==> flow/design.v <==
module oppo (
    input [31:0] in,
    input        cin,
    output [31:0] in_abs
);
    assign in_abs = ({32{cin}} ^ in) + $unsigned(cin);
endmodule
module lzd_4 (
    input [3:0] in,
    output [1:0] out,
    output       zero
);
    assign zero = ~(|in); 
    assign out[0] = (in[2] | ~in[1]) & ~in[3];
    assign out[1] = ~(in[3] | in[2]);
endmodule
module lzd_16 (
    input [15:0] in,
    output [3:0] out,
    output       zero
);
    wire [3:0] z;
    wire [1:0] out_2 [3:0];
    lzd_4 lzd_4_0(in[15:12], out_2[0], z[0]);
    lzd_4 lzd_4_1(in[11: 8], out_2[1], z[1]);
    lzd_4 lzd_4_2(in[ 7: 4], out_2[2], z[2]);
    lzd_4 lzd_4_3(in[ 3: 0], out_2[3], z[3]);
    assign out[2] = z[0] & (~z[1] | z[2] & ~z[3]);
    assign out[3] = z[0] & z[1] & (~z[2] | ~z[3]);
    assign out[1:0] = {2{~out[3] & ~out[2]}} & out_2[0]
                    | {2{~out[3] &  out[2]}} & out_2[1]
                    | {2{ out[3] & ~out[2]}} & out_2[2]
                    | {2{ out[3] &  out[2]}} & out_2[3];
    assign zero = &z;
endmodule
module lzd_32 (
    input [31:0] in,
    output [4:0] out,
    output       zero
);
    wire [1:0] z;
    wire [3:0] out_3_0 [1:0];
    lzd_16 lzd_16_0(in[31:16], out_3_0[0], z[0]);
    lzd_16 lzd_16_1(in[15: 0], out_3_0[1], z[1]);
    assign out[4] = z[0];
    assign out[3:0] = {4{~z[0]}} & out_3_0[0] |
                      {4{ z[0]}} & out_3_0[1];
    assign zero = z[0] & z[1];
endmodule
module divider (
    input div_clk,
    input resetn,
    input div,
    input div_signed,
    input [31:0] x,
    input [31:0] y,
    output [31:0] s,
    output [31:0] r,
    output complete
);
    (*MAX_FANOUT = 50*) reg [64:0] rem;
    reg [31:0] quot;
    reg [31:0] quotM;
    reg [32:0] divisor;
    reg [ 5:0] cout;
    (*MAX_FANOUT = 50*) reg [ 4:0] current_state;
    reg [ 4:0] next_state;
    reg [31:0] x_abs_reg;
    reg [31:0] y_abs_reg;
    wire [31:0] s_abs;
    wire [31:0] r_abs;
    wire s_sign;
    wire r_sign;
    wire [31:0] x_abs;
    wire [31:0] y_abs;
    oppo oppo1(x, x[31] & div_signed, x_abs);
    oppo oppo2(y, y[31] & div_signed, y_abs);
    assign s_sign = x[31] ^ y[31];
    assign r_sign = x[31];
    always @(posedge div_clk) begin
        if (~resetn) begin
            x_abs_reg <= 0;
            y_abs_reg <= 0;
        end
        else if (current_state[0] & div)
            x_abs_reg <= x_abs;
            y_abs_reg <= y_abs;
    end
    wire [31:0] lzd_in;
    wire [ 4:0] lzd_out;
    wire [ 5:0] shft_amt;
    wire long_shft;
    wire short_shft;
    wire [ 5:0] lzd_shamt;
    wire [ 5:0] min_shamt;
    wire quot_one;
    wire [32:0] result;  
    wire zero;
    wire [64:0] shft_src;
    wire [64:0] shft_out;
    wire [32:0] add_A;
    wire [32:0] add_B;
    wire cin;
    wire [32:0] add_out;
    wire final_shift;
    reg  [5:0] first_shft;
    always @(posedge div_clk) begin
        if (~resetn)
            first_shft <= 6'b0;
        else if (current_state[1])
            first_shft <= shft_amt;
    end
    assign final_shift = cout <= lzd_shamt;
    assign shft_src = (current_state[1]) ? {33'b0, x_abs_reg}
                                         : rem;
    assign shft_out = shft_src << shft_amt;
    assign long_shft = ~(rem[64] ^ rem[63]);
    assign short_shft = rem[64] ^ rem[63];
    assign quot_one = shft_out[64] ^ shft_out[63];
    assign lzd_shamt = {zero, {5{~zero}} & lzd_out};
    assign min_shamt  = (~final_shift) ? lzd_shamt : cout;
    assign shft_amt = {6{short_shft}} & 6'b1
                    | {6{long_shft }} & min_shamt;
    assign lzd_in = (current_state[1]) ? y_abs_reg : rem[63:32] ^ {32{rem[64]}};
    assign add_A = shft_out[64:32];
    assign add_B = {33{~rem[64]}} ^ divisor;
    assign cin   = ~rem[64];
    assign add_out = add_A + add_B + $unsigned(cin);
    assign result = (quot_one) ? add_out
                               : shft_out[64:32];
    lzd_32 lzd(lzd_in, lzd_out, zero);
    always @(posedge div_clk) begin
        if (~resetn)
            divisor <= 33'b0;
        else if (current_state[1])
            divisor <= {1'b0, y_abs_reg << lzd_out};
    end
    always @(posedge div_clk) begin
        if (~resetn)
            rem <= 65'b0;
        else if (current_state[1])
            rem <= shft_out;
        else if (current_state[2])
            rem <= {result, rem[30:0], 1'b0};
    end
    wire [31:0] shft_quot = quot << shft_amt[4:0];
    wire [31:0] shft_quotM = ~(~quotM << shft_amt[4:0]);
    always @(posedge div_clk) begin
        if (~resetn | current_state[0]) begin
            quot  <= 32'b0;
            quotM <= 32'b0;
        end
        else if (current_state[2]) begin
            if (~shft_out[64] | shft_out[64] & shft_out[63]) 
                quot <= {shft_quot[31:1], ~shft_out[64] & shft_out[63]};
            else 
                quot <= {shft_quotM[31:1], 1'b1};
            if (~shft_out[64] & shft_out[63])
                quotM <= {shft_quot[31:1], 1'b0};
            else
                quotM <= {shft_quotM[31:1], ~(shft_out[64] & ~shft_out[63])};
        end
    end
    always @(posedge div_clk) begin
        if (~resetn | current_state[0])
            cout <= 6'b100000;
        else if (current_state[2])
            cout <= cout - shft_amt;
    end
    localparam IDLE = 5'b00001,
               INIT = 5'b00010,
               QUOT = 5'b00100,
               FIX  = 5'b01000,
               DONE = 5'b10000;
    always @(posedge div_clk) begin
        if (~resetn)
            current_state <= IDLE;
        else
            current_state <= next_state;
    end
    always @(*) begin
        case (current_state)
            IDLE: begin
                if (~resetn) 
                    next_state = IDLE;
                else if (div)
                    next_state = INIT;
                else
                    next_state = IDLE;
            end
            INIT: next_state = QUOT;
            QUOT: begin
                if (final_shift)
                    next_state = FIX;
                else 
                    next_state = QUOT;
            end
            FIX  :next_state = DONE;
            DONE: next_state = IDLE;
            default: next_state = IDLE;
        endcase
    end
    reg [31:0] s_abs_reg;
    reg [31:0] r_abs_reg;
    assign s_abs = (rem[64]) ? quotM : quot;
    assign r_abs = ((rem[64]) ? rem[63:32] + divisor[31:0] : rem[63:32]) >> first_shft;
    always @(posedge div_clk) begin
        if (~resetn) begin
            s_abs_reg <= 0;
            r_abs_reg <= 0;
        end
        else if (current_state[3])
            s_abs_reg <= s_abs;
            r_abs_reg <= r_abs;
    end
    oppo oppo3(s_abs_reg, s_sign & div_signed, s);
    oppo oppo4(r_abs_reg, r_sign & div_signed, r);
    assign complete = current_state[4];
endmodule
Step by step through the tools: divider
Module divider before and after one edit of its RTL, step after step.
Lines under "before" count in the file above, lines under "after" in the edited file.
"change" is "after" less "before", of the values as shown; "change_rel_pct" is that difference over "before", in percent.
{"block": "inputs", "top_module": "divider", "clock_port": "div_clk", "lib": "sky130hd", "lib_corner": "tt_025C_1v80"}

Diff
Unified diff, file above to edited file.
This change comes from a script, not from a designer. The edited design behaves differently; no optimisation was intended.
begin of diff
@@ -89,5 +89,5 @@
     wire [31:0] lzd_in;
     wire [ 4:0] lzd_out;
-    wire [ 5:0] shft_amt;
+    wire [ 4:0] shft_amt;
     wire long_shft;
     wire short_shft;
end of diff

Word-level counts
Yosys after proc, flatten, opt, wreduce and memory -nomap, before mapping. Memory bits, and registers merged into a memory's read port (data or address), are not among the register bits. Print and check cells are not counted. Equal cells are merged and count once.
{"block": "word_totals", "item": "ff_bits", "before": 306, "after": 305, "change": -1, "change_rel_pct": -0.33}
{"block": "word_totals", "item": "input_bits", "before": 68, "after": 68, "change": 0, "change_rel_pct": 0.00}
{"block": "word_totals", "item": "output_inout_bits", "before": 65, "after": 65, "change": 0, "change_rel_pct": 0.00}
{"block": "word_totals", "item": "wordCells", "before": 182, "after": 182, "change": 0, "change_rel_pct": 0.00}
{"block": "op_classes", "item": "add_sub_neg", "before": 8, "after": 8, "change": 0, "change_rel_pct": 0.00}
{"block": "op_classes", "item": "cmp", "before": 1, "after": 1, "change": 0, "change_rel_pct": 0.00}
{"block": "op_classes", "item": "equal", "before": 4, "after": 4, "change": 0, "change_rel_pct": 0.00}
{"block": "op_classes", "item": "n_shift", "before": 5, "after": 5, "change": 0, "change_rel_pct": 0.00}
{"block": "op_classes", "item": "muxes", "before": 13, "after": 13, "change": 0, "change_rel_pct": 0.00}
{"block": "op_classes", "item": "n_logic", "before": 129, "after": 129, "change": 0, "change_rel_pct": 0.00}
{"block": "op_classes", "item": "n_reduce_logical", "before": 11, "after": 11, "change": 0, "change_rel_pct": 0.00}
{"block": "ops", "cell": "5-bit bitwise AND", "before": 1, "after": 2, "change": 1, "change_rel_pct": 100.00}
{"block": "ops", "cell": "6-bit bitwise AND", "before": 1, "after": 0, "change": -1, "change_rel_pct": -100.00}
{"block": "ops", "cell": "6-bit two-way mux", "before": 1, "after": 0, "change": -1, "change_rel_pct": -100.00}
{"block": "ops", "cell": "1-bit by 6-bit OR with 6-bit output", "before": 1, "after": 0, "change": -1, "change_rel_pct": -100.00}
{"block": "ops", "cell": "65-bit by 6-bit left shift with 65-bit output", "before": 1, "after": 0, "change": -1, "change_rel_pct": -100.00}
{"block": "ops", "cell": "32-bit by 6-bit >> shifter with 32-bit output", "before": 1, "after": 0, "change": -1, "change_rel_pct": -100.00}
{"block": "ops", "cell": "6-bit subtractor", "before": 1, "after": 0, "change": -1, "change_rel_pct": -100.00}
{"block": "ops", "cell": "5-bit two-way mux", "before": 0, "after": 1, "change": 1}
{"block": "ops", "cell": "1-bit by 5-bit OR with 5-bit output", "before": 0, "after": 1, "change": 1}
{"block": "ops", "cell": "65-bit by 5-bit left shift with 65-bit output", "before": 0, "after": 1, "change": 1}
{"block": "ops", "cell": "32-bit by 5-bit >> shifter with 32-bit output", "before": 0, "after": 1, "change": 1}
{"block": "ops", "cell": "6-bit by 5-bit subtractor with 6-bit output", "before": 0, "after": 1, "change": 1}
Operator kinds equal on both sides are left out: 30.

Longest topological paths
Longest topological path by Yosys (ltp), each cell counted once; first at word level (registers and memories cut), then after technology mapping (sequential cells cut; the memories' decode and read muxes count).
{"block": "logic_depth", "item": "word_depth", "before": 26, "after": 26, "change": 0, "change_rel_pct": 0.00}
{"block": "logic_depth", "item": "ABC_AREA", "before": "0", "after": "0"}
{"block": "logic_depth", "item": "depth_mapped", "before": 51, "after": 49, "change": -2, "change_rel_pct": -3.92}
{"block": "logic_depth", "item": "ltp_nobuf", "before": 41, "after": 39, "change": -2, "change_rel_pct": -4.88}

Netlist
Yosys stat after the flow's synthesis: flattened, memories mapped to cells. It holds for the ABC_AREA given above (unset counts as 0); a run with the other value may have another netlist.
{"block": "mapped", "item": "cell_count", "before": 4480, "after": 4319, "change": -161, "change_rel_pct": -3.59}
{"block": "mapped", "item": "yosys_area_um2", "before": 32184.6, "after": 31008.5, "change": -1176.1, "change_rel_pct": -3.65}
{"block": "mapped", "item": "sequential_area_um2", "before": 6125.9, "after": 6105.9, "change": -20.0, "change_rel_pct": -0.33}
{"block": "mapped", "item": "ffs", "before": 306, "after": 305, "change": -1, "change_rel_pct": -0.33}
{"block": "mapped", "item": "buf_cells", "before": 349, "after": 344, "change": -5, "change_rel_pct": -1.43}
{"block": "types", "cell": "sky130_fd_sc_hd__nor2_1", "before": 560, "after": 456, "change": -104, "change_rel_pct": -18.57}
{"block": "types", "cell": "sky130_fd_sc_hd__nand2_1", "before": 503, "after": 569, "change": 66, "change_rel_pct": 13.12}
{"block": "types", "cell": "sky130_fd_sc_hd__nor3_1", "before": 113, "after": 55, "change": -58, "change_rel_pct": -51.33}
{"block": "types", "cell": "sky130_fd_sc_hd__mux2_2", "before": 60, "after": 38, "change": -22, "change_rel_pct": -36.67}
{"block": "types", "cell": "sky130_fd_sc_hd__a21o_1", "before": 30, "after": 52, "change": 22, "change_rel_pct": 73.33}
{"block": "types", "cell": "sky130_fd_sc_hd__buf_2", "before": 50, "after": 31, "change": -19, "change_rel_pct": -38.00}
{"block": "types", "cell": "sky130_fd_sc_hd__clkbuf_1", "before": 215, "after": 233, "change": 18, "change_rel_pct": 8.37}
{"block": "types", "cell": "sky130_fd_sc_hd__inv_1", "before": 75, "after": 92, "change": 17, "change_rel_pct": 22.67}
{"block": "types", "cell": "sky130_fd_sc_hd__and3_1", "before": 40, "after": 23, "change": -17, "change_rel_pct": -42.50}
{"block": "types", "cell": "sky130_fd_sc_hd__mux2i_1", "before": 501, "after": 486, "change": -15, "change_rel_pct": -2.99}
{"block": "types", "cell": "sky130_fd_sc_hd__a211oi_1", "before": 146, "after": 134, "change": -12, "change_rel_pct": -8.22}
{"block": "types", "cell": "sky130_fd_sc_hd__o211ai_1", "before": 46, "after": 36, "change": -10, "change_rel_pct": -21.74}
{"block": "types", "cell": "sky130_fd_sc_hd__a21oi_1", "before": 360, "after": 369, "change": 9, "change_rel_pct": 2.50}
{"block": "types", "cell": "sky130_fd_sc_hd__nor4_1", "before": 29, "after": 20, "change": -9, "change_rel_pct": -31.03}
{"block": "types", "cell": "sky130_fd_sc_hd__o22a_1", "before": 18, "after": 9, "change": -9, "change_rel_pct": -50.00}
{"block": "types", "cell": "sky130_fd_sc_hd__nand4_1", "before": 15, "after": 24, "change": 9, "change_rel_pct": 60.00}
{"block": "types", "cell": "sky130_fd_sc_hd__a221oi_1", "before": 3, "after": 12, "change": 9, "change_rel_pct": 300.00}
{"block": "types", "cell": "sky130_fd_sc_hd__nand2b_1", "before": 62, "after": 54, "change": -8, "change_rel_pct": -12.90}
Cell types equal on both sides are left out: 15.
The list need not be complete.
The figures by module come from a second, unflattened synthesis with its own total; it is not the netlist above.
{"block": "hier_totals", "item": "hier_cells", "before": 4633, "after": 4529, "change": -104, "change_rel_pct": -2.24}
{"block": "hier_totals", "item": "hier_area_um2", "before": 34062.7, "after": 33823.7, "change": -239.0, "change_rel_pct": -0.70}
Each row is one instance without its submodules.
{"block": "by_module_before", "module": "divider", "instances": 1, "cells": 3681, "mod_area_um2": 27283.7, "mod_seq_area_um2": 6125.9}
{"block": "by_module_before", "module": "oppo", "instances": 4, "cells": 218, "mod_area_um2": 1569.0, "mod_seq_area_um2": 0.0}
{"block": "by_module_before", "module": "lzd_16", "instances": 2, "cells": 21, "mod_area_um2": 121.4, "mod_seq_area_um2": 0.0}
{"block": "by_module_before", "module": "lzd_4", "instances": 8, "cells": 4, "mod_area_um2": 25.0, "mod_seq_area_um2": 0.0}
{"block": "by_module_before", "module": "lzd_32", "instances": 1, "cells": 6, "mod_area_um2": 60.1, "mod_seq_area_um2": 0.0}
{"block": "by_module_after", "module": "divider", "instances": 1, "cells": 3577, "mod_area_um2": 27044.7, "mod_seq_area_um2": 6105.9}
{"block": "by_module_after", "module": "oppo", "instances": 4, "cells": 218, "mod_area_um2": 1569.0, "mod_seq_area_um2": 0.0}
{"block": "by_module_after", "module": "lzd_16", "instances": 2, "cells": 21, "mod_area_um2": 121.4, "mod_seq_area_um2": 0.0}
{"block": "by_module_after", "module": "lzd_4", "instances": 8, "cells": 4, "mod_area_um2": 25.0, "mod_seq_area_um2": 0.0}
{"block": "by_module_after", "module": "lzd_32", "instances": 1, "cells": 6, "mod_area_um2": 60.1, "mod_seq_area_um2": 0.0}

Worst setup path after synthesis
OpenSTA on the mapped netlist: ideal clock, no wires. The path of least setup slack (recovery checks aside). Input and output delay are each 20% of the period. Register names are those of the netlist, which keeps one name where synthesis merged equal registers.
{"block": "synth_timing", "item": "path_kind", "before": "flip-flop to flip-flop", "after": "flip-flop to flip-flop"}
{"block": "synth_timing", "item": "start", "before": "reg rem[58]", "after": "reg current_state[1]"}
{"block": "synth_timing", "item": "end", "before": "reg rem[64]", "after": "reg rem[59]"}
{"block": "synth_timing", "item": "period_ns", "before": 10.0, "after": 10.0, "change": 0.0, "change_rel_pct": 0.00}
{"block": "synth_timing", "item": "launch_ns", "before": 0.000, "after": 0.000, "change": 0.000}
{"block": "synth_timing", "item": "arrival_time_ns", "before": 10.772, "after": 8.582, "change": -2.190, "change_rel_pct": -20.33}
{"block": "synth_timing", "item": "required_time_ns", "before": 9.941, "after": 9.862, "change": -0.079, "change_rel_pct": -0.79}
{"block": "synth_timing", "item": "setup_slack_ns", "before": -0.831, "after": 1.281, "change": 2.112}
{"block": "synth_timing", "item": "delay_ns", "before": 10.831, "after": 8.720, "change": -2.111, "change_rel_pct": -19.49}
{"block": "synth_timing", "item": "driving_pins", "before": 49, "after": 46, "change": -3, "change_rel_pct": -6.12}
{"block": "synth_timing", "item": "path_buffers", "before": 12, "after": 11, "change": -1, "change_rel_pct": -8.33}
{"block": "synth_timing", "item": "period_less_setup_slack_ns", "before": 10.831, "after": 8.719, "change": -2.112, "change_rel_pct": -19.50}
"delay_ns" = arrival - input delay + setup time.
"driving_pins" counts driving pins, that of a launching flip-flop among them; a cell with two outputs on the path counts twice.
"period_less_setup_slack_ns" is the clock period less the worst setup slack; recovery checks do not enter. This is arithmetic on one report: input and output delays are still those of the set period (20% each).
Between the ends stands the longest chain of elaborated cells between them, by number of cells; it is not shown to be the way that was timed. Of several equally long chains one is given.
Each line given opens the expression or statement behind the cell; cells for indexed reads and writes are added by Yosys, which also makes memories of some case tables.
A register here has more assigning lines than the two given.
{"block": "synth_between_before", "path_cell_list": "sky130_fd_sc_hd__dfxtp_1 sky130_fd_sc_hd__buf_2 sky130_fd_sc_hd__or4_1 sky130_fd_sc_hd__and3_1 sky130_fd_sc_hd__or4_1 sky130_fd_sc_hd__buf_2 sky130_fd_sc_hd__nor3_2 sky130_fd_sc_hd__nor2_1 sky130_fd_sc_hd__a21oi_1 sky130_fd_sc_hd__clkbuf_1 sky130_fd_sc_hd__clkbuf_1 sky130_fd_sc_hd__and2_1 sky130_fd_sc_hd__ha_1 sky130_fd_sc_hd__nor2b_1 sky130_fd_sc_hd__o21bai_1 sky130_fd_sc_hd__a31o_2 sky130_fd_sc_hd__clkbuf_1 sky130_fd_sc_hd__nor3_1 [13 not listed] sky130_fd_sc_hd__ha_1 sky130_fd_sc_hd__a21o_1 sky130_fd_sc_hd__a21oi_1 sky130_fd_sc_hd__o21bai_1 sky130_fd_sc_hd__a211oi_1 sky130_fd_sc_hd__nor3_1 sky130_fd_sc_hd__o41ai_1 sky130_fd_sc_hd__a31oi_1 sky130_fd_sc_hd__a41o_1 sky130_fd_sc_hd__o41a_1 sky130_fd_sc_hd__and3_1 sky130_fd_sc_hd__o31ai_1 sky130_fd_sc_hd__o211ai_2 sky130_fd_sc_hd__a41oi_1 sky130_fd_sc_hd__nor3_2 sky130_fd_sc_hd__or3_1 sky130_fd_sc_hd__a211oi_1 sky130_fd_sc_hd__o31a_1", "elab_chain_cells": 25, "cells_between": 45}
{"block": "synth_rtl_before", "item": "start, declared", "line": 61, "text": "(*MAX_FANOUT = 50*) reg [64:0] rem;"}
{"block": "synth_rtl_before", "item": "start, assigned", "line": 142, "text": "rem <= shft_out;"}
{"block": "synth_rtl_before", "item": "start, assigned", "line": 144, "text": "rem <= {result, rem[30:0], 1'b0};"}
{"block": "synth_rtl_before", "item": "32-bit bitwise XOR", "line": 124, "text": "assign lzd_in = (current_state[1]) ? y_abs_reg : rem[63:32] ^ {32{rem[64]}};"}
{"block": "synth_rtl_before", "item": "32-bit two-way mux", "line": 124}
{"block": "synth_rtl_before", "item": "4-bit OR reduction", "line": 13, "text": "assign zero = ~(|in);"}
{"block": "synth_rtl_before", "item": "1-bit inverter", "line": 13}
{"block": "synth_rtl_before", "item": "1-bit bitwise AND (2 in a row)", "line": 29, "text": "assign out[3] = z[0] & z[1] & (~z[2] | ~z[3]);"}
{"block": "synth_rtl_before", "item": "1-bit inverter", "line": 30, "text": "assign out[1:0] = {2{~out[3] & ~out[2]}} & out_2[0]"}
{"block": "synth_rtl_before", "item": "1-bit bitwise AND", "line": 30}
{"block": "synth_rtl_before", "item": "[10 not listed]"}
{"block": "synth_rtl_before", "item": "1-bit by 6-bit OR with 6-bit output", "line": 122, "text": "assign shft_amt = {6{short_shft}} & 6'b1"}
{"block": "synth_rtl_before", "item": "65-bit by 6-bit left shift with 65-bit output", "line": 116, "text": "assign shft_out = shft_src << shft_amt;"}
{"block": "synth_rtl_before", "item": "33-bit adder", "line": 128, "text": "assign add_out = add_A + add_B + $unsigned(cin);"}
{"block": "synth_rtl_before", "item": "33-bit by 1-bit adder with 33-bit output", "line": 128}
{"block": "synth_rtl_before", "item": "33-bit two-way mux", "line": 129, "text": "assign result = (quot_one) ? add_out"}
{"block": "synth_rtl_before", "item": "65-bit two-way mux", "line": 143, "text": "else if (current_state[2])"}
{"block": "synth_rtl_before", "item": "65-bit two-way mux", "line": 141, "text": "else if (current_state[1])"}
{"block": "synth_rtl_before", "item": "end, assigned", "line": 142}
{"block": "synth_rtl_before", "item": "end, assigned", "line": 144}
{"block": "synth_rtl_before", "item": "end, declared", "line": 61}
{"block": "synth_between_after", "path_cell_list": "sky130_fd_sc_hd__dfxtp_1 sky130_fd_sc_hd__buf_2 sky130_fd_sc_hd__or4_1 sky130_fd_sc_hd__nand3_2 sky130_fd_sc_hd__o211ai_2 sky130_fd_sc_hd__nor4_2 sky130_fd_sc_hd__buf_4 sky130_fd_sc_hd__o211a_1 sky130_fd_sc_hd__a211o_1 sky130_fd_sc_hd__clkbuf_1 sky130_fd_sc_hd__buf_1 sky130_fd_sc_hd__nand2b_1 sky130_fd_sc_hd__ha_1 sky130_fd_sc_hd__nor2b_1 sky130_fd_sc_hd__o21ai_0 sky130_fd_sc_hd__a21oi_1 sky130_fd_sc_hd__o21a_1 sky130_fd_sc_hd__buf_1 [10 not listed] sky130_fd_sc_hd__mux2i_1 sky130_fd_sc_hd__a21oi_1 sky130_fd_sc_hd__ha_1 sky130_fd_sc_hd__clkbuf_1 sky130_fd_sc_hd__a21o_1 sky130_fd_sc_hd__a21o_1 sky130_fd_sc_hd__a21oi_1 sky130_fd_sc_hd__nor2_1 sky130_fd_sc_hd__o211ai_1 sky130_fd_sc_hd__nand2_1 sky130_fd_sc_hd__a21o_1 sky130_fd_sc_hd__a21oi_1 sky130_fd_sc_hd__nor2b_1 sky130_fd_sc_hd__o21ai_0 sky130_fd_sc_hd__nand2b_1 sky130_fd_sc_hd__a21oi_1 sky130_fd_sc_hd__xor2_1 sky130_fd_sc_hd__a21oi_1", "elab_chain_cells": 25, "cells_between": 125}
{"block": "synth_rtl_after", "item": "start, declared", "line": 66, "text": "(*MAX_FANOUT = 50*) reg [ 4:0] current_state;"}
{"block": "synth_rtl_after", "item": "start, assigned", "line": 177, "text": "current_state <= IDLE;"}
{"block": "synth_rtl_after", "item": "start, assigned", "line": 179, "text": "current_state <= next_state;"}
{"block": "synth_rtl_after", "item": "32-bit two-way mux", "line": 124, "text": "assign lzd_in = (current_state[1]) ? y_abs_reg : rem[63:32] ^ {32{rem[64]}};"}
{"block": "synth_rtl_after", "item": "4-bit OR reduction", "line": 13, "text": "assign zero = ~(|in);"}
{"block": "synth_rtl_after", "item": "1-bit inverter", "line": 13}
{"block": "synth_rtl_after", "item": "1-bit bitwise AND", "line": 28, "text": "assign out[2] = z[0] & (~z[1] | z[2] & ~z[3]);"}
{"block": "synth_rtl_after", "item": "1-bit OR", "line": 28}
{"block": "synth_rtl_after", "item": "1-bit bitwise AND", "line": 28}
{"block": "synth_rtl_after", "item": "1-bit inverter", "line": 30, "text": "assign out[1:0] = {2{~out[3] & ~out[2]}} & out_2[0]"}
{"block": "synth_rtl_after", "item": "[11 not listed]"}
{"block": "synth_rtl_after", "item": "1-bit by 5-bit OR with 5-bit output", "line": 122, "text": "assign shft_amt = {6{short_shft}} & 6'b1"}
{"block": "synth_rtl_after", "item": "65-bit by 5-bit left shift with 65-bit output", "line": 116, "text": "assign shft_out = shft_src << shft_amt;"}
{"block": "synth_rtl_after", "item": "33-bit adder", "line": 128, "text": "assign add_out = add_A + add_B + $unsigned(cin);"}
{"block": "synth_rtl_after", "item": "33-bit by 1-bit adder with 33-bit output", "line": 128}
{"block": "synth_rtl_after", "item": "33-bit two-way mux", "line": 129, "text": "assign result = (quot_one) ? add_out"}
{"block": "synth_rtl_after", "item": "65-bit two-way mux", "line": 143, "text": "else if (current_state[2])"}
{"block": "synth_rtl_after", "item": "65-bit two-way mux", "line": 141, "text": "else if (current_state[1])"}
{"block": "synth_rtl_after", "item": "end, assigned", "line": 142, "text": "rem <= shft_out;"}
{"block": "synth_rtl_after", "item": "end, assigned", "line": 144, "text": "rem <= {result, rem[30:0], 1'b0};"}
{"block": "synth_rtl_after", "item": "end, declared", "line": 61, "text": "(*MAX_FANOUT = 50*) reg [64:0] rem;"}

Path in the finished layout
From the final timing report of the runs of pair A: the path of least setup slack in the routed layout; clock arrival at registers is part of the times.
{"block": "layout_timing", "item": "path_kind", "before": "flip-flop to flip-flop", "after": "input port to output port"}
{"block": "layout_timing", "item": "start", "before": "reg current_state[1]", "after": "in div_signed"}
{"block": "layout_timing", "item": "end", "before": "reg rem[62]", "after": "out r[31]"}
{"block": "layout_timing", "item": "period_ns", "before": 10.0, "after": 10.0, "change": 0.0, "change_rel_pct": 0.00}
{"block": "layout_timing", "item": "launch_ns", "before": 0.59, "after": 2.00, "change": 1.41, "change_rel_pct": 238.98}
{"block": "layout_timing", "item": "arrival_time_ns", "before": 10.23, "after": 6.90, "change": -3.33, "change_rel_pct": -32.55}
{"block": "layout_timing", "item": "required_time_ns", "before": 10.45, "after": 8.00, "change": -2.45, "change_rel_pct": -23.44}
{"block": "layout_timing", "item": "setup_slack_ns", "before": 0.22, "after": 1.10, "change": 0.88}
{"block": "layout_timing", "item": "driving_pins", "before": 43, "after": 16, "change": -27, "change_rel_pct": -62.79}
{"block": "layout_timing", "item": "path_buffers", "before": 4, "after": 2, "change": -2, "change_rel_pct": -50.00}
Between the ends stands the longest chain of elaborated cells between them, by number of cells; it is not shown to be the way that was timed. Of several equally long chains one is given.
A register here has more assigning lines than the two given.
{"block": "layout_between_before", "path_cell_list": "sky130_fd_sc_hd__dfxtp_4 sky130_fd_sc_hd__buf_4 sky130_fd_sc_hd__or4_1 sky130_fd_sc_hd__and3_1 sky130_fd_sc_hd__or4_4 sky130_fd_sc_hd__nor2_2 sky130_fd_sc_hd__a31oi_4 sky130_fd_sc_hd__nor2_4 sky130_fd_sc_hd__nand2_1 sky130_fd_sc_hd__ha_1 sky130_fd_sc_hd__nor2b_1 sky130_fd_sc_hd__o21bai_1 sky130_fd_sc_hd__a31oi_2 sky130_fd_sc_hd__buf_6 sky130_fd_sc_hd__mux2_2 sky130_fd_sc_hd__o311a_4 sky130_fd_sc_hd__buf_12 sky130_fd_sc_hd__a21oi_1 [7 not listed] sky130_fd_sc_hd__a21o_1 sky130_fd_sc_hd__a21oi_2 sky130_fd_sc_hd__o21bai_1 sky130_fd_sc_hd__a211oi_2 sky130_fd_sc_hd__nor3_1 sky130_fd_sc_hd__o41ai_2 sky130_fd_sc_hd__a31oi_1 sky130_fd_sc_hd__a41o_1 sky130_fd_sc_hd__o41a_1 sky130_fd_sc_hd__and3_1 sky130_fd_sc_hd__o31ai_1 sky130_fd_sc_hd__o211ai_2 sky130_fd_sc_hd__buf_4 sky130_fd_sc_hd__a41oi_1 sky130_fd_sc_hd__xor2_1 sky130_fd_sc_hd__nor2_1 sky130_fd_sc_hd__a21oi_1 sky130_fd_sc_hd__a21oi_1", "elab_chain_cells": 25, "cells_between": 125}
{"block": "layout_rtl_before", "item": "start, declared", "line": 66, "text": "(*MAX_FANOUT = 50*) reg [ 4:0] current_state;"}
{"block": "layout_rtl_before", "item": "start, assigned", "line": 177, "text": "current_state <= IDLE;"}
{"block": "layout_rtl_before", "item": "start, assigned", "line": 179, "text": "current_state <= next_state;"}
{"block": "layout_rtl_before", "item": "32-bit two-way mux", "line": 124, "text": "assign lzd_in = (current_state[1]) ? y_abs_reg : rem[63:32] ^ {32{rem[64]}};"}
{"block": "layout_rtl_before", "item": "4-bit OR reduction", "line": 13, "text": "assign zero = ~(|in);"}
{"block": "layout_rtl_before", "item": "1-bit inverter", "line": 13}
{"block": "layout_rtl_before", "item": "1-bit bitwise AND", "line": 28, "text": "assign out[2] = z[0] & (~z[1] | z[2] & ~z[3]);"}
{"block": "layout_rtl_before", "item": "1-bit OR", "line": 28}
{"block": "layout_rtl_before", "item": "1-bit bitwise AND", "line": 28}
{"block": "layout_rtl_before", "item": "1-bit inverter", "line": 30, "text": "assign out[1:0] = {2{~out[3] & ~out[2]}} & out_2[0]"}
{"block": "layout_rtl_before", "item": "[11 not listed]"}
{"block": "layout_rtl_before", "item": "1-bit by 6-bit OR with 6-bit output", "line": 122, "text": "assign shft_amt = {6{short_shft}} & 6'b1"}
{"block": "layout_rtl_before", "item": "65-bit by 6-bit left shift with 65-bit output", "line": 116, "text": "assign shft_out = shft_src << shft_amt;"}
{"block": "layout_rtl_before", "item": "33-bit adder", "line": 128, "text": "assign add_out = add_A + add_B + $unsigned(cin);"}
{"block": "layout_rtl_before", "item": "33-bit by 1-bit adder with 33-bit output", "line": 128}
{"block": "layout_rtl_before", "item": "33-bit two-way mux", "line": 129, "text": "assign result = (quot_one) ? add_out"}
{"block": "layout_rtl_before", "item": "65-bit two-way mux", "line": 143, "text": "else if (current_state[2])"}
{"block": "layout_rtl_before", "item": "65-bit two-way mux", "line": 141, "text": "else if (current_state[1])"}
{"block": "layout_rtl_before", "item": "end, assigned", "line": 142, "text": "rem <= shft_out;"}
{"block": "layout_rtl_before", "item": "end, assigned", "line": 144, "text": "rem <= {result, rem[30:0], 1'b0};"}
{"block": "layout_rtl_before", "item": "end, declared", "line": 61, "text": "(*MAX_FANOUT = 50*) reg [64:0] rem;"}
{"block": "layout_between_after", "path_cell_list": "sky130_fd_sc_hd__clkdlybuf4s50_1 sky130_fd_sc_hd__nand2_2 sky130_fd_sc_hd__or4_1 sky130_fd_sc_hd__mux2i_1 sky130_fd_sc_hd__nand2_1 sky130_fd_sc_hd__a21o_1 sky130_fd_sc_hd__nor3_1 sky130_fd_sc_hd__a21boi_0 sky130_fd_sc_hd__nand2_1 sky130_fd_sc_hd__or2_2 sky130_fd_sc_hd__a21o_1 sky130_fd_sc_hd__nor2_1 sky130_fd_sc_hd__nor2_1 sky130_fd_sc_hd__o21ai_0 sky130_fd_sc_hd__xnor2_1 sky130_fd_sc_hd__clkdlybuf4s50_1", "elab_chain_cells": 3, "cells_between": 3}
{"block": "layout_rtl_after", "item": "start, declared", "line": 54, "text": "input div_signed,"}
{"block": "layout_rtl_after", "item": "1-bit bitwise AND", "line": 217, "text": "oppo oppo4(r_abs_reg, r_sign & div_signed, r);"}
{"block": "layout_rtl_after", "item": "32-bit bitwise XOR", "line": 6, "text": "assign in_abs = ({32{cin}} ^ in) + $unsigned(cin);"}
{"block": "layout_rtl_after", "item": "32-bit by 1-bit adder with 32-bit output", "line": 6}
{"block": "layout_rtl_after", "item": "end, declared", "line": 58, "text": "output [31:0] r,"}

Layout results
Runs of the flow (Yosys, OpenROAD) on both versions; the two runs of a pair have the same settings. The constraints put input and output delay at 20% of the set period each and load the outputs with 0.01 pF.
{"block": "flow_settings_pair_A", "period_ns": 10.0, "CAP_MARGIN": 20, "CORE_MARGIN": 2, "CORE_UTILIZATION": 40, "SLEW_MARGIN": 20}
{"block": "measured_pair_A", "item": "synthesis_area_um2", "before": 32184.6, "after": 31008.5, "change": -1176.1, "change_rel_pct": -3.65}
{"block": "measured_pair_A", "item": "total_die_area_um2", "before": 82745.4, "after": 79763.9, "change": -2981.5, "change_rel_pct": -3.60}
{"block": "measured_pair_A", "item": "post_route_stdcell_area_um2", "before": 36386.1, "after": 34271.6, "change": -2114.5, "change_rel_pct": -5.81}
{"block": "measured_pair_A", "item": "finish.utilization_pct", "before": 45.5, "after": 44.5, "change": -1.0}
{"block": "measured_pair_A", "item": "worst_setup_slack_ns", "before": 0.224, "after": 1.100, "change": 0.876}
{"block": "measured_pair_A", "item": "total_negative_slack_ns", "before": 0.000, "after": 0.000, "change": 0.000}
{"block": "measured_pair_A", "item": "fin_hold_ws_ns", "before": 0.454, "after": 0.451, "change": -0.003}
{"block": "measured_pair_A", "item": "achieved_clock_period_ns", "before": 9.776, "after": 8.900, "change": -0.876, "change_rel_pct": -8.96}
{"block": "flow_settings_pair_B", "CELL_PAD_IN_SITES_GLOBAL_PLACEMENT": 1, "CORE_ASPECT_RATIO": 0.81, "CORE_UTILIZATION": 27, "CTS_CLUSTER_SIZE": 58, "GPL_ROUTABILITY_DRIVEN": 1, "MIN_ROUTING_LAYER": "met1", "PLACE_DENSITY_LB_ADDON": 0.14, "TNS_END_PERCENT": 25, "period_ns": 14.5, "CAP_MARGIN": 20, "CORE_MARGIN": 2, "SLEW_MARGIN": 20}
{"block": "measured_pair_B", "item": "synthesis_area_um2", "before": 32184.6, "after": 31008.5, "change": -1176.1, "change_rel_pct": -3.65}
{"block": "measured_pair_B", "item": "total_die_area_um2", "before": 121996.0, "after": 117588.0, "change": -4408.0, "change_rel_pct": -3.61}
{"block": "measured_pair_B", "item": "post_route_stdcell_area_um2", "before": 36334.8, "after": 34864.7, "change": -1470.1, "change_rel_pct": -4.05}
{"block": "measured_pair_B", "item": "finish.utilization_pct", "before": 30.9, "after": 30.7, "change": -0.2}
{"block": "measured_pair_B", "item": "worst_setup_slack_ns", "before": 1.959, "after": 3.461, "change": 1.502}
{"block": "measured_pair_B", "item": "total_negative_slack_ns", "before": 0.000, "after": 0.000, "change": 0.000}
{"block": "measured_pair_B", "item": "fin_hold_ws_ns", "before": 0.451, "after": 0.458, "change": 0.007}
{"block": "measured_pair_B", "item": "achieved_clock_period_ns", "before": 12.541, "after": 11.039, "change": -1.502, "change_rel_pct": -11.98}
"achieved_clock_period_ns" is the run's clock period less its worst setup slack. It is reckoned from that one timing run; input and output delays stay at 20% of the period that was set.
